==> flow/design.v <==
module bus #(
    parameter DATA_WIDTH = 32,
    parameter ADDR_WIDTH = 8,
    parameter RESP_WIDTH = 3
)
(
    input s0_axi_aclk,
    input s0_axi_aresetn,
    input [ADDR_WIDTH-1:0] s0_axi_awaddr,
    input s0_axi_awvalid,
    output reg s0_axi_awready,
    input [DATA_WIDTH-1:0] s0_axi_wdata,
    input [DATA_WIDTH/8:0] s0_axi_wstrb,
    input s0_axi_wvalid,
    output reg s0_axi_wready,
    output reg [RESP_WIDTH - 1:0] s0_axi_bresp,
    output reg s0_axi_bvalid,
    input s0_axi_bready,
    input [ADDR_WIDTH-1:0] s0_axi_araddr,
    input s0_axi_arvalid,
    output reg s0_axi_arready,
    output reg [DATA_WIDTH-1:0] s0_axi_rdata,
    output reg [RESP_WIDTH - 1:0] s0_axi_rresp,
    output reg s0_axi_rvalid,
    input s0_axi_rready,
    input m1_axi_aclk,
    input m1_axi_aresetn,
    output  reg [ADDR_WIDTH-1:0] m1_axi_awaddr,
    output  reg m1_axi_awvalid,
    input  m1_axi_awready,
    output  reg [DATA_WIDTH-1:0] m1_axi_wdata,
    output  reg [DATA_WIDTH/8:0] m1_axi_wstrb,
    output  reg m1_axi_wvalid,
    input  m1_axi_wready,
    input  [RESP_WIDTH - 1:0] m1_axi_bresp,
    input  m1_axi_bvalid,
    output reg m1_axi_bready,
    output reg [ADDR_WIDTH-1:0] m1_axi_araddr,
    output reg m1_axi_arvalid,
    input  m1_axi_arready,
    input  [DATA_WIDTH-1:0] m1_axi_rdata,
    input  [RESP_WIDTH - 1:0] m1_axi_rresp,
    input  m1_axi_rvalid,
    output reg m1_axi_rready,
    input m2_axi_aclk,
    input m2_axi_aresetn,
    output  reg [ADDR_WIDTH-1:0] m2_axi_awaddr,
    output  reg m2_axi_awvalid,
    input  m2_axi_awready,
    output  reg [DATA_WIDTH-1:0] m2_axi_wdata,
    output  reg [DATA_WIDTH/8:0] m2_axi_wstrb,
    output  reg m2_axi_wvalid,
    input  m2_axi_wready,
    input  [RESP_WIDTH - 1:0] m2_axi_bresp,
    input  m2_axi_bvalid,
    output reg m2_axi_bready,
    output reg [ADDR_WIDTH-1:0] m2_axi_araddr,
    output reg m2_axi_arvalid,
    input  m2_axi_arready,
    input  [DATA_WIDTH-1:0] m2_axi_rdata,
    input  [RESP_WIDTH - 1:0] m2_axi_rresp,
    input  m2_axi_rvalid,
    output reg m2_axi_rready
);
reg [DATA_WIDTH-1:0] cached_slave1_read_data;
reg [ADDR_WIDTH-1:0] cached_slave1_read_address;
reg [DATA_WIDTH-1:0] cached_slave1_write_data;
reg  cached_slave1_write_valid_data;
reg [ADDR_WIDTH-1:0] cached_slave1_write_address;
reg [DATA_WIDTH/8:0] cached_slave1_wstrb;
reg  cached_slave1_write_valid_address;
reg [DATA_WIDTH-1:0] cached_slave2_read_data;
reg [ADDR_WIDTH-1:0] cached_slave2_read_address;
reg [DATA_WIDTH-1:0] cached_slave2_write_data;
reg [ADDR_WIDTH-1:0] cached_slave2_write_address;
reg [DATA_WIDTH/8:0] cached_slave2_wstrb;
reg  cached_slave2_write_valid_data;
reg  cached_slave2_write_valid_address;
  typedef enum {IDLE_WRITE,VALID_WRITE_ADDR,VALID_WRITE_DATA, WRITE_TO_SLAVE1, WRITE_TO_SLAVE2, NOTIFY_MASTER_FROM_SLAVE1, NOTIFY_MASTER_FROM_SLAVE2 } writing_states;
  typedef enum {IDLE_READ, VALID_READ_ADDR, READ_FROM_SLAVE1, READ_FROM_SLAVE2, CACHE_DATA_FROM_SLAVE1,CACHE_DATA_FROM_SLAVE2, WRITE_TO_MASTER_FROM_SLAVE1, WRITE_TO_MASTER_FROM_SLAVE2 } reading_states;
  writing_states write_state;
  reading_states read_state;
always @(posedge s0_axi_aclk) begin
    if (s0_axi_aresetn == 0) begin
      s0_axi_awready <= 0;
      s0_axi_wready <= 0;
      s0_axi_bvalid <= 0;
      m1_axi_awvalid <=0;
      m1_axi_wvalid <=0;
      m2_axi_awvalid <=0;
      m2_axi_wvalid <=0;
      s0_axi_bresp <= 0;
      m1_axi_awaddr <= 0;
      m1_axi_wdata <= 0;
      m1_axi_wstrb <= 0;
      m1_axi_bready <= 0;
      m2_axi_awaddr <= 0;
      m2_axi_wdata <= 0;
      m2_axi_wstrb <= 0;
      m2_axi_bready <= 0;
      cached_slave1_write_address <= 0;
      cached_slave1_write_valid_address <= 0;
      cached_slave1_write_data <= 0;
      cached_slave1_wstrb <= 0;
      cached_slave1_write_valid_data <= 0;
      cached_slave2_write_address <= 0;
      cached_slave2_write_valid_address <= 0;
      cached_slave2_write_data <= 0;
      cached_slave2_wstrb <= 0;
      cached_slave2_write_valid_data <= 0;
      write_state <= IDLE_WRITE;
    end else begin
      case (write_state)
        IDLE_WRITE: begin
          s0_axi_wready <= 1;
          s0_axi_awready <= 1;
          s0_axi_bvalid <= 0;
          if (s0_axi_bready) begin
            s0_axi_wready <= 0;
            s0_axi_awready <= 0;
            write_state <= VALID_WRITE_ADDR;
          end
        end
        VALID_WRITE_ADDR: begin
          if(s0_axi_awaddr == 0 || s0_axi_awaddr == 4)begin
                cached_slave1_write_address <= s0_axi_awaddr;
                cached_slave1_write_valid_address <= s0_axi_awvalid;
                write_state <= VALID_WRITE_DATA;
              end 
          if(s0_axi_awaddr == 16 || s0_axi_awaddr == 20) begin
                cached_slave2_write_address <= s0_axi_awaddr;
                cached_slave2_write_valid_address <= s0_axi_awvalid;
                write_state <= VALID_WRITE_DATA;
              end 
        end
        VALID_WRITE_DATA: begin
            if(cached_slave1_write_address == 0 || cached_slave1_write_address == 4)begin
                cached_slave1_write_data <= s0_axi_wdata;
                cached_slave1_wstrb <= s0_axi_wstrb;
                cached_slave1_write_valid_data <= s0_axi_wvalid;
                write_state <= WRITE_TO_SLAVE1;
              end 
            if(cached_slave2_write_address == 16 || cached_slave2_write_address == 20) begin
                cached_slave2_write_data <= s0_axi_wdata;
                cached_slave2_wstrb <= s0_axi_wstrb;
                cached_slave2_write_valid_data <= s0_axi_wvalid;
                write_state <= WRITE_TO_SLAVE2;
              end 
        end
        WRITE_TO_SLAVE1: begin
            m1_axi_awaddr <= cached_slave1_write_address;
            m1_axi_awvalid <= 1;
            m1_axi_wdata <= cached_slave1_write_data;
            m1_axi_wstrb <= cached_slave1_wstrb;
            m1_axi_wvalid <= 1;
            m1_axi_bready <= s0_axi_bready;
            write_state <= NOTIFY_MASTER_FROM_SLAVE1;
        end
        WRITE_TO_SLAVE2: begin
            m2_axi_awaddr <= cached_slave2_write_address;
            m2_axi_awvalid <= 1;
            m2_axi_wdata <= cached_slave2_write_data;
            m2_axi_wstrb <= cached_slave2_wstrb;
            m2_axi_wvalid <= 1;
            m2_axi_bready <= s0_axi_bready;
            write_state <= NOTIFY_MASTER_FROM_SLAVE2;
          end
        NOTIFY_MASTER_FROM_SLAVE1: begin
            s0_axi_wready <= m1_axi_wready;
            s0_axi_awready <= m1_axi_awready;
            s0_axi_bvalid <= m1_axi_bvalid;
            s0_axi_bresp <= m1_axi_bresp;
            write_state <= IDLE_WRITE;
        end
        NOTIFY_MASTER_FROM_SLAVE2: begin
            s0_axi_wready <= m2_axi_wready;
            s0_axi_awready <= m2_axi_awready;
            s0_axi_bvalid <= m2_axi_bvalid;
            s0_axi_bresp <= m2_axi_bresp;
            write_state <= IDLE_WRITE;
        end
      endcase
    end
  end
always @(posedge s0_axi_aclk) begin
    if (s0_axi_aresetn == 0) begin
       s0_axi_arready <= 0;
       s0_axi_rvalid <= 0;
       s0_axi_rdata <= 0;
       s0_axi_rresp <= 0;
       m1_axi_rready <= 0;
       m2_axi_rready <= 0;
       m1_axi_araddr <= 0;
       m1_axi_arvalid <= 0;
       m2_axi_araddr <= 0;
       m2_axi_arvalid <= 0;
       cached_slave1_read_address <= 0;
       cached_slave1_read_data <= 0;
       cached_slave2_read_address <= 0;
       cached_slave2_read_data <= 0;
       read_state<=IDLE_READ;
    end else begin
      case (read_state)
        IDLE_READ: begin
          s0_axi_arready <= 1; 
          m1_axi_rready <= 0;
          m2_axi_rready <= 0;
          s0_axi_rvalid <= 0;
           if(s0_axi_rready ) begin
            read_state<=VALID_READ_ADDR;
           end
        end
        VALID_READ_ADDR: begin
            if(s0_axi_araddr == 8 || s0_axi_araddr == 12)begin
                cached_slave1_read_address <= s0_axi_araddr;
                s0_axi_arready <= 0;
                s0_axi_rvalid <= 1;
                read_state <= READ_FROM_SLAVE1;
               end 
           if(s0_axi_araddr == 24 || s0_axi_araddr == 28) begin
                 cached_slave2_read_address <= s0_axi_araddr;
                 s0_axi_rvalid <= 1;
                 s0_axi_arready <= 0;
                 read_state <= READ_FROM_SLAVE2;
              end 
        end
        READ_FROM_SLAVE1: begin
            m1_axi_araddr <= cached_slave1_read_address;
            m1_axi_arvalid <= 1;
            m1_axi_rready <= 1;
            read_state <= CACHE_DATA_FROM_SLAVE1;
        end
        READ_FROM_SLAVE2: begin
            m2_axi_araddr <= cached_slave2_read_address;
            m2_axi_arvalid <= 1;
            m2_axi_rready <= 1;
            read_state <= CACHE_DATA_FROM_SLAVE2;
        end
        CACHE_DATA_FROM_SLAVE1: begin
           cached_slave1_read_data <= m1_axi_rdata;
           read_state <= WRITE_TO_MASTER_FROM_SLAVE1;
        end
        CACHE_DATA_FROM_SLAVE2: begin
          cached_slave2_read_data <= m2_axi_rdata;
          read_state <= WRITE_TO_MASTER_FROM_SLAVE2;  
        end
        WRITE_TO_MASTER_FROM_SLAVE1: begin           
              if(m1_axi_arready) begin
                s0_axi_rdata <= cached_slave1_read_data; 
                s0_axi_rvalid <= 1;
                s0_axi_rresp <= 0;
                read_state <= IDLE_READ; 
              end
            s0_axi_rvalid <= 0;
        end
        WRITE_TO_MASTER_FROM_SLAVE2: begin 
            if(m2_axi_arready) begin
              s0_axi_rdata <= cached_slave2_read_data;
              s0_axi_rvalid <= 1;
              s0_axi_rresp <= 0;
              read_state <= IDLE_READ;
            end
            s0_axi_rvalid <= 0;
        end
      endcase
    end
  end
endmodule
module adder#(
    parameter DATA_WIDTH = 32,
    parameter ADDR_WIDTH = 8,
    parameter RESP_WIDTH = 3
)
(
    input s1_axi_aclk,
    input s1_axi_aresetn,
    input [ADDR_WIDTH-1:0] s1_axi_awaddr,
    input s1_axi_awvalid,
    output reg s1_axi_awready,
    input [DATA_WIDTH-1:0] s1_axi_wdata,
    input [DATA_WIDTH/8:0] s1_axi_wstrb,
    input s1_axi_wvalid,
    output reg s1_axi_wready,
    output reg [RESP_WIDTH - 1:0] s1_axi_bresp,
    output reg s1_axi_bvalid,
    input s1_axi_bready,
    input [ADDR_WIDTH-1:0] s1_axi_araddr,
    input s1_axi_arvalid,
    output  s1_axi_arready,
    output reg [DATA_WIDTH-1:0] s1_axi_rdata,
    output reg [RESP_WIDTH - 1:0] s1_axi_rresp,
    output reg s1_axi_rvalid,
    input  s1_axi_rready
);
reg [DATA_WIDTH-1:0] operandA, operandB;
wire [(2*DATA_WIDTH-1):0] result_tmp;
wire [DATA_WIDTH-1:0] overflow_adder;
reg [1:0] operandCounters;
reg [(2*DATA_WIDTH-1):0] result_hold;
reg s1_axi_arready_tmp;
assign s1_axi_arready = s1_axi_arready_tmp;
always@(posedge s1_axi_aclk)
begin
    if(~s1_axi_aresetn) 
    begin
	    s1_axi_awready <= 0;
       s1_axi_wready <= 0;
       operandCounters <= 0;
       operandA <= 0;
       operandB <= 0;
       s1_axi_bresp <= 0;
       s1_axi_bvalid <= 0;
    end
	else if(s1_axi_awvalid == 1 && s1_axi_wvalid == 1 )
	  begin
	     case(s1_axi_awaddr)
		   0:
		     begin
            s1_axi_awready <= 0;
            s1_axi_wready <= 0;
                  operandA <= s1_axi_wdata;
                  if(operandCounters == 2'b10) begin
                     operandCounters <= 1;
                  end
                  else begin
                     operandCounters <= operandCounters + 1;
                  end
                  if (s1_axi_bready == 1) begin
                    s1_axi_awready <= 1;
                    s1_axi_wready <= 1;
                    s1_axi_bresp <= 0;
                    s1_axi_bvalid <= 1;  
                  end
			 end  
		   4: 
		     begin
            s1_axi_awready <= 0;
            s1_axi_wready <= 0;
              operandB <= s1_axi_wdata;  
              if(operandCounters == 2) begin
                    operandCounters <= 1;
              end
                  else begin
                    operandCounters <= operandCounters + 1;
                  end 
              if (s1_axi_bready == 1) begin
                s1_axi_awready <= 1;
                s1_axi_wready <= 1;
                s1_axi_bresp <= 0;
                s1_axi_bvalid <= 1;
              end
			 end 
		   default:
		      begin
			     s1_axi_awready <= 1;
              s1_axi_wready <= 1;
			  end
        endcase
	  end
	else
	  begin
	   s1_axi_bresp <= 0;
      s1_axi_bvalid <= 0;
	  end
end
always@(posedge s1_axi_aclk)
begin
   if(~s1_axi_aresetn)
      result_hold <= 0;
   else if(operandCounters == 2)
      result_hold <= result_tmp;
end
assign result_tmp = (operandCounters == 2) ? operandA + operandB : result_hold;
assign overflow_adder = (result_tmp > (2**DATA_WIDTH)-1)?1:0;    
always@(posedge s1_axi_aclk)
begin
   if(~s1_axi_aresetn) begin
	   s1_axi_rvalid <= 0;
       s1_axi_rresp <= 0;
       s1_axi_rdata <= 0;
   end 
	else if(s1_axi_rready == 1 && s1_axi_arvalid == 1)
      begin
         case(s1_axi_araddr)
            8: begin
                  s1_axi_rvalid <= 1;
                  s1_axi_rresp <= 0;
                  s1_axi_rdata <= result_tmp[31:0];
               end
            12: begin
                  s1_axi_rvalid <= 1;
                  s1_axi_rresp <= 0;
                  s1_axi_rdata <= overflow_adder;
               end
            default: begin
                  s1_axi_rresp <= 0;
               end
         endcase
      end
   else
	  begin
        s1_axi_rresp <= 0;
	  end
end
always@(posedge s1_axi_aclk)
begin
 if(s1_axi_aresetn == 1'b0) 
  begin
   s1_axi_arready_tmp <= 0;
  end 
 else
   if(s1_axi_arvalid && ~s1_axi_arready_tmp )
      s1_axi_arready_tmp <= 1'b1;    
   else
      s1_axi_arready_tmp <= 1'b0; 
 end
endmodule
module multiplier#(
    parameter DATA_WIDTH = 32,
    parameter ADDR_WIDTH = 8,
    parameter RESP_WIDTH = 3
)
(
    input s2_axi_aclk,
    input s2_axi_aresetn,
    input [ADDR_WIDTH-1:0] s2_axi_awaddr,
    input s2_axi_awvalid,
    output reg s2_axi_awready,
    input [DATA_WIDTH-1:0] s2_axi_wdata,
    input [DATA_WIDTH/8:0] s2_axi_wstrb,
    input s2_axi_wvalid,
    output reg s2_axi_wready,
    output reg [RESP_WIDTH - 1:0] s2_axi_bresp,
    output reg s2_axi_bvalid,
    input s2_axi_bready,
    input [ADDR_WIDTH-1:0] s2_axi_araddr,
    input s2_axi_arvalid,
    output  s2_axi_arready,
    output reg [DATA_WIDTH-1:0] s2_axi_rdata,
    output reg [RESP_WIDTH - 1:0] s2_axi_rresp,
    output reg s2_axi_rvalid,
    input  s2_axi_rready
);
reg [DATA_WIDTH-1:0] operandA, operandB;
wire [(2*DATA_WIDTH-1):0] result_tmp;
wire [DATA_WIDTH-1:0] overflow_adder;
reg [1:0] operandCounters;
reg [(2*DATA_WIDTH-1):0] result_hold;
reg s2_axi_arready_tmp;
assign s2_axi_arready = s2_axi_arready_tmp;
always@(posedge s2_axi_aclk)
begin
    if(~s2_axi_aresetn) 
    begin
	    s2_axi_awready <= 0;
       s2_axi_wready <= 0;
       operandCounters <= 0;
       operandA <= 0;
       operandB <= 0;
       s2_axi_bresp <= 0;
       s2_axi_bvalid <= 0;
    end
	else if(s2_axi_awvalid == 1 && s2_axi_wvalid == 1 )
	  begin
	     case(s2_axi_awaddr)
		   16:
		     begin
            s2_axi_awready <= 0;
            s2_axi_wready <= 0;
                  operandA <= s2_axi_wdata;
                  if(operandCounters == 2'b10) begin
                     operandCounters <= 1;
                  end
                  else begin
                     operandCounters <= operandCounters + 1;
                  end
                  if (s2_axi_bready == 1) begin
                    s2_axi_awready <= 1;
                    s2_axi_wready <= 1;
                    s2_axi_bresp <= 0;
                    s2_axi_bvalid <= 1;  
                  end
			 end  
		   20: 
		     begin
            s2_axi_awready <= 0;
            s2_axi_wready <= 0;
              operandB <= s2_axi_wdata;  
              if(operandCounters == 2) begin
                    operandCounters <= 1;
              end
                  else begin
                    operandCounters <= operandCounters + 1;
                  end 
              if (s2_axi_bready == 1) begin
                s2_axi_awready <= 1;
                s2_axi_wready <= 1;
                s2_axi_bresp <= 0;
                s2_axi_bvalid <= 1;
              end
			 end 
		   default:
		      begin
			     s2_axi_awready <= 1;
              s2_axi_wready <= 1;
			  end
        endcase
	  end
	else
	  begin
	   s2_axi_bresp <= 0;
      s2_axi_bvalid <= 0;
	  end
end
always@(posedge s2_axi_aclk)
begin
   if(~s2_axi_aresetn)
      result_hold <= 0;
   else if(operandCounters == 2)
      result_hold <= result_tmp;
end
assign result_tmp = (operandCounters == 2) ? operandA * operandB : result_hold;
assign overflow_adder = (result_tmp > (2**DATA_WIDTH)-1)?1:0;    
always@(posedge s2_axi_aclk)
begin
   if(~s2_axi_aresetn) begin
	   s2_axi_rvalid <= 0;
       s2_axi_rresp <= 0;
       s2_axi_rdata <= 0;
   end 
	else if(s2_axi_rready == 1 && s2_axi_arvalid == 1)
      begin
         case(s2_axi_araddr)
            24: begin
                  s2_axi_rvalid <= 1;
                  s2_axi_rresp <= 0;
                  s2_axi_rdata <= result_tmp[31:0];
               end
            28: begin
                  s2_axi_rvalid <= 1;
                  s2_axi_rresp <= 0;
                  s2_axi_rdata <= overflow_adder;
               end
            default: begin
                  s2_axi_rresp <= 0;
               end
         endcase
      end
   else
	  begin
        s2_axi_rresp <= 0;
	  end
end
always@(posedge s2_axi_aclk)
begin
 if(s2_axi_aresetn == 1'b0) 
  begin
   s2_axi_arready_tmp <= 0;
  end 
 else
   if(s2_axi_arvalid && ~s2_axi_arready_tmp )
      s2_axi_arready_tmp <= 1'b1;    
   else
      s2_axi_arready_tmp <= 1'b0; 
 end
endmodule
module wrapper #(
    parameter DATA_WIDTH = 32,
    parameter ADDR_WIDTH = 8,
    parameter RESP_WIDTH = 3
)
(
    input s3_axi_aclk,
    input s3_axi_aresetn,
    input [ADDR_WIDTH-1:0] s3_axi_awaddr,
    input s3_axi_awvalid,
    output wire s3_axi_awready,
    input [DATA_WIDTH-1:0] s3_axi_wdata,
    input [DATA_WIDTH/8:0] s3_axi_wstrb,
    input s3_axi_wvalid,
    output wire s3_axi_wready,
    output wire [RESP_WIDTH - 1:0] s3_axi_bresp,
    output wire s3_axi_bvalid,
    input s3_axi_bready,
    input [ADDR_WIDTH-1:0] s3_axi_araddr,
    input s3_axi_arvalid,
    output wire s3_axi_arready,
    output wire [DATA_WIDTH-1:0] s3_axi_rdata,
    output wire [RESP_WIDTH - 1:0] s3_axi_rresp,
    output wire s3_axi_rvalid,
    input s3_axi_rready
);
wire [ADDR_WIDTH-1:0] connect_slave1_awaddr;
wire connect_slave1_awvalid;
wire connect_slave1_awready;
wire [DATA_WIDTH-1:0] connect_slave1_wdata;
wire [DATA_WIDTH/8:0] connect_slave1_wstrb;
wire connect_slave1_wvalid;
wire connect_slave1_wready;
wire [RESP_WIDTH - 1:0] connect_slave1_bresp;
wire connect_slave1_bvalid;
wire connect_slave1_bready;
wire [ADDR_WIDTH-1:0] connect_slave1_araddr;
wire connect_slave1_arvalid;
wire connect_slave1_arready;
wire [DATA_WIDTH-1:0] connect_slave1_rdata;
wire [RESP_WIDTH - 1:0] connect_slave1_rresp;
wire connect_slave1_rvalid;
wire connect_slave1_rready;
wire [ADDR_WIDTH-1:0] connect_slave2_awaddr;
wire connect_slave2_awvalid;
wire connect_slave2_awready;
wire [DATA_WIDTH-1:0] connect_slave2_wdata;
wire [DATA_WIDTH/8:0] connect_slave2_wstrb;
wire connect_slave2_wvalid;
wire connect_slave2_wready;
wire [RESP_WIDTH - 1:0] connect_slave2_bresp;
wire connect_slave2_bvalid;
wire connect_slave2_bready;
wire [ADDR_WIDTH-1:0] connect_slave2_araddr;
wire connect_slave2_arvalid;
wire connect_slave2_arready;
wire [DATA_WIDTH-1:0] connect_slave2_rdata;
wire [RESP_WIDTH - 1:0] connect_slave2_rresp;
wire connect_slave2_rvalid;
wire connect_slave2_rready;
bus#(
    .DATA_WIDTH(DATA_WIDTH),
    .ADDR_WIDTH(ADDR_WIDTH),
    .RESP_WIDTH(RESP_WIDTH)
) bus_instiate (
    .s0_axi_aclk(s3_axi_aclk),
    .s0_axi_aresetn(s3_axi_aresetn),
    .s0_axi_awaddr(s3_axi_awaddr),
    .s0_axi_awvalid(s3_axi_awvalid),
    .s0_axi_awready(s3_axi_awready),
    .s0_axi_wdata(s3_axi_wdata),
    .s0_axi_wstrb(s3_axi_wstrb),
    .s0_axi_wvalid(s3_axi_wvalid),
    .s0_axi_wready(s3_axi_wready),
    .s0_axi_bresp(s3_axi_bresp),
    .s0_axi_bvalid(s3_axi_bvalid),
    .s0_axi_bready(s3_axi_bready),
    .s0_axi_araddr(s3_axi_araddr),
    .s0_axi_arvalid(s3_axi_arvalid),
    .s0_axi_arready(s3_axi_arready),
    .s0_axi_rdata(s3_axi_rdata),
    .s0_axi_rresp(s3_axi_rresp),
    .s0_axi_rvalid(s3_axi_rvalid),
    .s0_axi_rready(s3_axi_rready),
    .m1_axi_aclk(s3_axi_aclk),
    .m1_axi_aresetn(s3_axi_aresetn),
    .m1_axi_awaddr(connect_slave1_awaddr),
    .m1_axi_awvalid(connect_slave1_awvalid),
    .m1_axi_awready(connect_slave1_awready),
    .m1_axi_wdata(connect_slave1_wdata),
    .m1_axi_wstrb(connect_slave1_wstrb),
    .m1_axi_wvalid(connect_slave1_wvalid),
    .m1_axi_wready(connect_slave1_wready),
    .m1_axi_bresp(connect_slave1_bresp),
    .m1_axi_bvalid(connect_slave1_bvalid),
    .m1_axi_bready(connect_slave1_bready),
    .m1_axi_araddr(connect_slave1_araddr),
    .m1_axi_arvalid(connect_slave1_arvalid),
    .m1_axi_arready(connect_slave1_arready),
    .m1_axi_rdata(connect_slave1_rdata),
    .m1_axi_rresp(connect_slave1_rresp),
    .m1_axi_rvalid(connect_slave1_rvalid),
    .m1_axi_rready(connect_slave1_rready),
    .m2_axi_aclk(s3_axi_aclk),
    .m2_axi_aresetn(s3_axi_aresetn),
    .m2_axi_awaddr(connect_slave2_awaddr),
    .m2_axi_awvalid(connect_slave2_awvalid),
    .m2_axi_awready(connect_slave2_awready),
    .m2_axi_wdata(connect_slave2_wdata),
    .m2_axi_wstrb(connect_slave2_wstrb),
    .m2_axi_wvalid(connect_slave2_wvalid),
    .m2_axi_wready(connect_slave2_wready),
    .m2_axi_bresp(connect_slave2_bresp),
    .m2_axi_bvalid(connect_slave2_bvalid),
    .m2_axi_bready(connect_slave2_bready),
    .m2_axi_araddr(connect_slave2_araddr),
    .m2_axi_arvalid(connect_slave2_arvalid),
    .m2_axi_arready(connect_slave2_arready),
    .m2_axi_rdata(connect_slave2_rdata),
    .m2_axi_rresp(connect_slave2_rresp),
    .m2_axi_rvalid(connect_slave2_rvalid),
    .m2_axi_rready(connect_slave2_rready)
  );
  adder #(
    .DATA_WIDTH(DATA_WIDTH),
    .ADDR_WIDTH(ADDR_WIDTH),
    .RESP_WIDTH(RESP_WIDTH)
  ) adder_instiate (
    .s1_axi_aclk(s3_axi_aclk),
    .s1_axi_aresetn(s3_axi_aresetn),
    .s1_axi_awaddr(connect_slave1_awaddr),
    .s1_axi_awvalid(connect_slave1_awvalid),
    .s1_axi_awready(connect_slave1_awready),
    .s1_axi_wdata(connect_slave1_wdata),
    .s1_axi_wstrb(connect_slave1_wstrb),
    .s1_axi_wvalid(connect_slave1_wvalid),
    .s1_axi_wready(connect_slave1_wready),
    .s1_axi_bresp(connect_slave1_bresp),
    .s1_axi_bvalid(connect_slave1_bvalid),
    .s1_axi_bready(connect_slave1_bready),
    .s1_axi_araddr(connect_slave1_araddr),
    .s1_axi_arvalid(connect_slave1_arvalid),
    .s1_axi_arready(connect_slave1_arready),
    .s1_axi_rdata(connect_slave1_rdata),
    .s1_axi_rresp(connect_slave1_rresp),
    .s1_axi_rvalid(connect_slave1_rvalid),
    .s1_axi_rready(connect_slave1_rready)
  );
   multiplier #(
    .DATA_WIDTH(DATA_WIDTH),
    .ADDR_WIDTH(ADDR_WIDTH),
    .RESP_WIDTH(RESP_WIDTH)
   ) multiplier_instiate (
    .s2_axi_aclk(s3_axi_aclk),
    .s2_axi_aresetn(s3_axi_aresetn),
    .s2_axi_awaddr(connect_slave2_awaddr),
    .s2_axi_awvalid(connect_slave2_awvalid),
    .s2_axi_awready(connect_slave2_awready),
    .s2_axi_wdata(connect_slave2_wdata),
    .s2_axi_wstrb(connect_slave2_wstrb),
    .s2_axi_wvalid(connect_slave2_wvalid),
    .s2_axi_wready(connect_slave2_wready),
    .s2_axi_bresp(connect_slave2_bresp),
    .s2_axi_bvalid(connect_slave2_bvalid),
    .s2_axi_bready(connect_slave2_bready),
    .s2_axi_araddr(connect_slave2_araddr),
    .s2_axi_arvalid(connect_slave2_arvalid),
    .s2_axi_arready(connect_slave2_arready),
    .s2_axi_rdata(connect_slave2_rdata),
    .s2_axi_rresp(connect_slave2_rresp),
    .s2_axi_rvalid(connect_slave2_rvalid),
    .s2_axi_rready(connect_slave2_rready)
  );
endmodule
## Step by step through the tools: wrapper

Tool output for the design above, in the order of the flow.
Line numbers count from 1 in the design file above.
Library cell names are shortened.
The mark -- stands for no value.

- Top: wrapper
- Clock input: s3_axi_aclk
- Library: sky130hd
- Timing corner: tt_025C_1v80

## Word level

Counts by Yosys on the flattened word-level netlist (proc, flatten, opt, wreduce; memories kept). Register bits leave out memories and registers merged into their read ports (data or address). Print and check cells are left out.

- Equal/unequal tests: 41
- Bitwise gates (word level): 2
- Mux-type cells: 54
- Reduce/logical cells: 55
- Multipliers: 1
- $lt $le $gt $ge: 2
- Add/sub/neg operators: 3

Operator list:

| kind | count |
|---|---|
| multiplier 32 x 32 -> 64 bit | 1 |
| two-way mux 32 bit | 12 |
| parallel mux 32 bit (select 8 bit) | 1 |
| == test 32 x 3 -> 1 bit with constant B | 7 |
| parallel mux 32 bit (select 6 bit) | 1 |
| parallel mux 32 bit (select 2 bit) | 3 |
| == test 32 x 2 -> 1 bit with constant B | 4 |
| > comparator 64 x 32 -> 1 bit with constant B | 2 |
| two-way mux 64 bit | 2 |
| == test 8 x 5 -> 1 bit with constant B | 10 |
| == test 32 x 1 -> 1 bit with constant B | 2 |
| logical NOT 32 bit | 2 |
| AND reduction 2 bit | 20 |
| adder 32 x 32 -> 33 bit | 1 |
| == test 8 x 4 -> 1 bit with constant B | 4 |
| == test 8 x 3 -> 1 bit with constant B | 3 |
| logical NOT 8 bit | 3 |
| nonzero test 2 bit | 10 |
| two-way mux 3 bit | 6 |
| two-way mux 1 bit | 17 |
| parallel mux 3 bit (select 2 bit) | 2 |
| != test 3 x 1 -> 1 bit with constant B | 3 |
| != test 2 x 1 -> 1 bit with constant B | 4 |
| nonzero test 8 bit | 1 |
| parallel mux 1 bit (select 2 bit) | 4 |
| two-way mux 2 bit | 4 |
| logical OR 1 bit | 6 |
| OR reduction 2 bit | 3 |

Not listed: further kinds 12, cells in them 20.

- Output and inout bits: 43
- Elaborated cells: 207
- Register bits: 706
- Bits of input ports: 60

## Logic depth

Longest topological path by Yosys (ltp), each cell counted once; first at word level (registers and memories cut), then after technology mapping (sequential cells cut; the memories' decode and read muxes count).

- Depth after elaboration: 5
- ABC_AREA: 0
- Gate-level depth with buffers: 29
- Gate-level depth less buffers: 27

## Mapped cells and area

Yosys stat after the flow's synthesis: flattened, memories mapped to cells. It holds for the ABC_AREA given above (unset counts as 0); a run with the other value may have another netlist.
Totals and module areas in this step are rounded.

- Buffer cells: 409
- Chip area (Yosys): 57700 um2
- Sequential part of the area: 12900 um2
- Mapped cells: 6479
- Flip-flop cells: 645

Cell types:

| cell type | count | area in all (um2) |
|---|---|---|
| fa_1 | 897 | 1.8E+04 |
| dfxtp_1 | 645 | 1.29E+04 |
| nand2_1 | 1093 | 4.1E+03 |
| ha_1 | 295 | 3691.04 |
| and2_1 | 546 | 3.42E+03 |
| inv_1 | 911 | 3419.53 |
| mux2i_1 | 212 | 2.12E+03 |
| a21oi_1 | 354 | 1.77E+03 |
| nor2_1 | 397 | 1.49E+03 |
| clkbuf_1 | 368 | 1.38E+03 |
| o21ai_0 | 105 | 525.504 |
| and3_1 | 61 | 381.616 |
| a211oi_1 | 47 | 352.838 |
| a21o_1 | 47 | 352.838 |
| xor2_1 | 38 | 332.819 |
| xnor2_1 | 30 | 262.752 |
| nand4_1 | 31 | 193.936 |
| nor3_1 | 38 | 190.182 |

Not listed: further types 76, cells in them 364.
By module: a second synthesis without flattening, with its own total; a netlist apart from the flattened one above.

- Cells (unflattened synthesis): 6687
- Area (unflattened synthesis): 59900 um2

Each row is one instance without its submodules.

By module:

| module | sequential area (um2) | instances | area (um2) | cells |
|---|---|---|---|---|
| multiplier | 3320 | 1 | 40000 | 4569 |
| bus | 6790 | 1 | 12300 | 1193 |
| adder | 3320 | 1 | 7660 | 925 |
| wrapper | 0.0 | 1 | 0.0 | 0 |

## Timing after synthesis

Source: OpenSTA report_checks on the synthesized netlist (no wires, ideal clock, input and output delay 20% of the period each), path of least setup slack; recovery checks are left aside. Register names are those of the netlist, which keeps one name where synthesis merged equal registers.

- Path kind: register to register
- From: register multiplier_instiate.operandB[8]
- To: register multiplier_instiate.s2_axi_rdata[0]
- Delay of the path: 7.665 ns
- Period: 10.0 ns
- Slack: 2.335 ns
- Stages on the path: 28
- Setup time: 0.131 ns
- Arrival: 7.534 ns
- Launch time at the first pin: 0.000 ns
- Path buffers: 1
- Required time: 9.869 ns
- Synthesis period reached: 7.665 ns

"delay of the path" is the arrival time less input delay plus setup time.
"stages on the path": output pins that drive a net of the path, with the launching flip-flop's if there is one; two outputs of one cell count as two.
"synthesis period reached" is the clock period less the worst setup slack; recovery checks do not enter. This is arithmetic on one report: input and output delays are still those of the set period (20% each).
The rows between start and end are the longest chain of elaborated cells between them; the timing report does not say that the signal goes this way. Where chains are equally long, one stands for them.
Each line given opens the expression or statement behind the cell; cells for indexed reads and writes are added by Yosys, which also makes memories of some case tables.
A register here has more assigning lines than the two given.

- Cells stage by stage: dfxtp_1 clkbuf_1 nand2_1 fa_1 inv_1 fa_1 fa_1 inv_1 fa_1 inv_1 fa_1 fa_1 fa_1 inv_1 fa_1 inv_1 ha_1 nand2_1 or3_4 nor3_1 o21ai_0 a211oi_1 mux2i_1 o311ai_0 a2111oi_2 and4b_1 nor4b_2 a31oi_1
- Cells in the longest elaborated chain: 5
- Elaborated cells on any way between the ends: 5
- RTL lines with such cells: 3
- Those cells by class: mul: 1; compare: 1; mux: 3

Ends and longest elaborated chain, post-synthesis:

| what | line | RTL |
|---|---|---|
| from (decl) | 444 | `reg [DATA_WIDTH-1:0] operandA, operandB;` |
| from (assign) | 459 | `operandB <= 0;` |
| from (assign) | 488 | `operandB <= s2_axi_wdata;` |
| multiplier 32 x 32 -> 64 bit | 522 | `assign result_tmp = (operandCounters == 2) ? operandA * operandB : result_hold;` |
| two-way mux 64 bit | 522 |  |
| > comparator 64 x 32 -> 1 bit | 523 | `assign overflow_adder = (result_tmp > (2**DATA_WIDTH)-1)?1:0;` |
| two-way mux 1 bit | 523 |  |
| parallel mux 32 bit (select 2 bit) | 533 | `case(s2_axi_araddr)` |
| to (assign) | 537 | `s2_axi_rdata <= result_tmp[31:0];` |
| to (assign) | 542 | `s2_axi_rdata <= overflow_adder;` |
| to (decl) | 439 | `output reg [DATA_WIDTH-1:0] s2_axi_rdata,` |

## Path in the finished layout

Path of least setup slack in the final report of flow run C (OpenROAD, finished layout, wires in). Where an end is a register, its clock arrival counts in the times.

- Path kind: register to register
- From: register multiplier_instiate.operandA[7]
- To: register multiplier_instiate.s2_axi_rdata[0]
- Slack: 0.42 ns
- Setup time: 0.13 ns
- Arrival: 9.46 ns
- Period: 9.39 ns
- Required time: 9.88 ns
- Path buffers: 3
- Launch time at the first pin: 0.64 ns
- Stages on the path: 30

The rows between start and end are the longest chain of elaborated cells between them; the timing report does not say that the signal goes this way. Where chains are equally long, one stands for them.
A register here has more assigning lines than the two given.

- Cells stage by stage: dfxtp_1 buf_4 buf_4 nand2_1 fa_1 inv_1 fa_1 inv_1 fa_1 inv_1 fa_1 ha_1 ha_1 inv_1 fa_1 inv_1 fa_1 ha_1 nand3_1 a2111oi_0 buf_4 o31a_1 o21ai_0 a211oi_1 mux2i_1 o311ai_0 a2111oi_2 and4b_1 nor4b_2 a31oi_1
- Cells in the longest elaborated chain: 5
- Elaborated cells on any way between the ends: 5
- RTL lines with such cells: 3
- Those cells by class: mul: 1; compare: 1; mux: 3

Ends and longest elaborated chain, post-layout:

| what | line | RTL |
|---|---|---|
| from (decl) | 444 | `reg [DATA_WIDTH-1:0] operandA, operandB;` |
| from (assign) | 458 | `operandA <= 0;` |
| from (assign) | 470 | `operandA <= s2_axi_wdata;` |
| multiplier 32 x 32 -> 64 bit | 522 | `assign result_tmp = (operandCounters == 2) ? operandA * operandB : result_hold;` |
| two-way mux 64 bit | 522 |  |
| > comparator 64 x 32 -> 1 bit | 523 | `assign overflow_adder = (result_tmp > (2**DATA_WIDTH)-1)?1:0;` |
| two-way mux 1 bit | 523 |  |
| parallel mux 32 bit (select 2 bit) | 533 | `case(s2_axi_araddr)` |
| to (assign) | 537 | `s2_axi_rdata <= result_tmp[31:0];` |
| to (assign) | 542 | `s2_axi_rdata <= overflow_adder;` |
| to (decl) | 439 | `output reg [DATA_WIDTH-1:0] s2_axi_rdata,` |

# Flow runs of wrapper

Stored flow runs of wrapper (5 of them; Yosys, OpenROAD, sky130hd). They differ in their settings and are not a sequence. Constraints: input delay and output delay 20% of the set period each, output load 0.01 pF.
"achieved period": clock period set for the run, less the worst setup slack. It is reckoned from that one timing run; input and output delays stay at 20% of the period that was set.
By "time on the worst setup path" is meant the share of the clock period that the worst setup path is allowed (20% is reserved at inputs, 20% at outputs), minus its slack. Clock arrival times at its registers enter into it.
By "power consumption" is meant OpenSTA's value without simulated activity: inputs other than the clock are taken to toggle once in ten clock periods, and the tool carries that through the logic.
The results are shown rounded.

### Flow run A

Settings: `ABC_AREA=1`, `CAP_MARGIN=35`, `CELL_PAD_IN_SITES_DETAIL_PLACEMENT=2`, `CELL_PAD_IN_SITES_GLOBAL_PLACEMENT=0`, `CORE_UTILIZATION=55`, `CTS_CLUSTER_DIAMETER=366`, `CTS_CLUSTER_SIZE=40`, `GPL_ROUTABILITY_DRIVEN=1`, `GPL_TIMING_DRIVEN=1`, `HOLD_SLACK_MARGIN=0.11`, `MAX_ROUTING_LAYER=met4`, `PLACE_DENSITY_LB_ADDON=0.05`, `SETUP_SLACK_MARGIN=2.72`, `SLEW_MARGIN=40`, `TNS_END_PERCENT=50`, `period_ns=12.2`, `CORE_MARGIN=2`

Stopped before the end: placement reported DPL-0033.

### Flow run B

Settings: `ABC_AREA=1`, `CAP_MARGIN=25`, `CELL_PAD_IN_SITES_DETAIL_PLACEMENT=1`, `CELL_PAD_IN_SITES_GLOBAL_PLACEMENT=3`, `CORE_UTILIZATION=55`, `CTS_CLUSTER_DIAMETER=193`, `CTS_CLUSTER_SIZE=40`, `GPL_TIMING_DRIVEN=0`, `MAX_ROUTING_LAYER=met5`, `PLACE_DENSITY_LB_ADDON=0.05`, `SETUP_SLACK_MARGIN=2.94`, `SLEW_MARGIN=20`, `TNS_END_PERCENT=50`, `period_ns=12.2`, `CORE_MARGIN=2`

Stopped before the end: placement reported FLW-0024.

### Flow run C

Settings: `CORE_UTILIZATION=59`, `period_ns=9.39`, `CAP_MARGIN=20`, `CORE_MARGIN=2`, `SLEW_MARGIN=20`

- Synthesis area: 57700 um2
- Die size: 100000 um2
- Standard-cell area after layout: 61700 um2
- Utilization after layout: 63.7%
- Setup slack of the worst path: 0.423 ns
- Total negative slack: 0.000 ns
- Worst hold slack in the final report: 0.442 ns
- Power consumption: 5420 uW
- Achieved period: 8.967 ns
- Time on the worst setup path: 8.97 ns
- Critical path type: register to register

### Flow run D

Settings: `CAP_MARGIN=10`, `CELL_PAD_IN_SITES_DETAIL_PLACEMENT=0`, `CORE_ASPECT_RATIO=1.77`, `CORE_UTILIZATION=58`, `CTS_CLUSTER_SIZE=28`, `GPL_TIMING_DRIVEN=0`, `MIN_ROUTING_LAYER=met1`, `PLACE_DENSITY_LB_ADDON=0.13`, `TNS_END_PERCENT=50`, `period_ns=8.47`, `CORE_MARGIN=2`, `SLEW_MARGIN=20`

- Synthesis area: 57700 um2
- Die size: 102000 um2
- Standard-cell area after layout: 63700 um2
- Utilization after layout: 64.7%
- Setup slack of the worst path: -0.456 ns
- Total negative slack: -0.590 ns
- Worst hold slack in the final report: 0.456 ns
- Power consumption: 5550 uW
- Achieved period: 8.926 ns
- Time on the worst setup path: 8.93 ns
- Critical path type: register to register

### Flow run E

Settings: `CTS_CLUSTER_DIAMETER=236`, `TNS_END_PERCENT=45`, `period_ns=10.0`, `CAP_MARGIN=20`, `CORE_MARGIN=2`, `CORE_UTILIZATION=40`, `SLEW_MARGIN=20`

- Synthesis area: 57700 um2
- Die size: 147000 um2
- Standard-cell area after layout: 62600 um2
- Utilization after layout: 43.7%
- Setup slack of the worst path: 0.791 ns
- Total negative slack: 0.000 ns
- Worst hold slack in the final report: 0.436 ns
- Power consumption: 5140 uW
- Achieved period: 9.209 ns
- Time on the worst setup path: 9.21 ns
- Critical path type: register to register
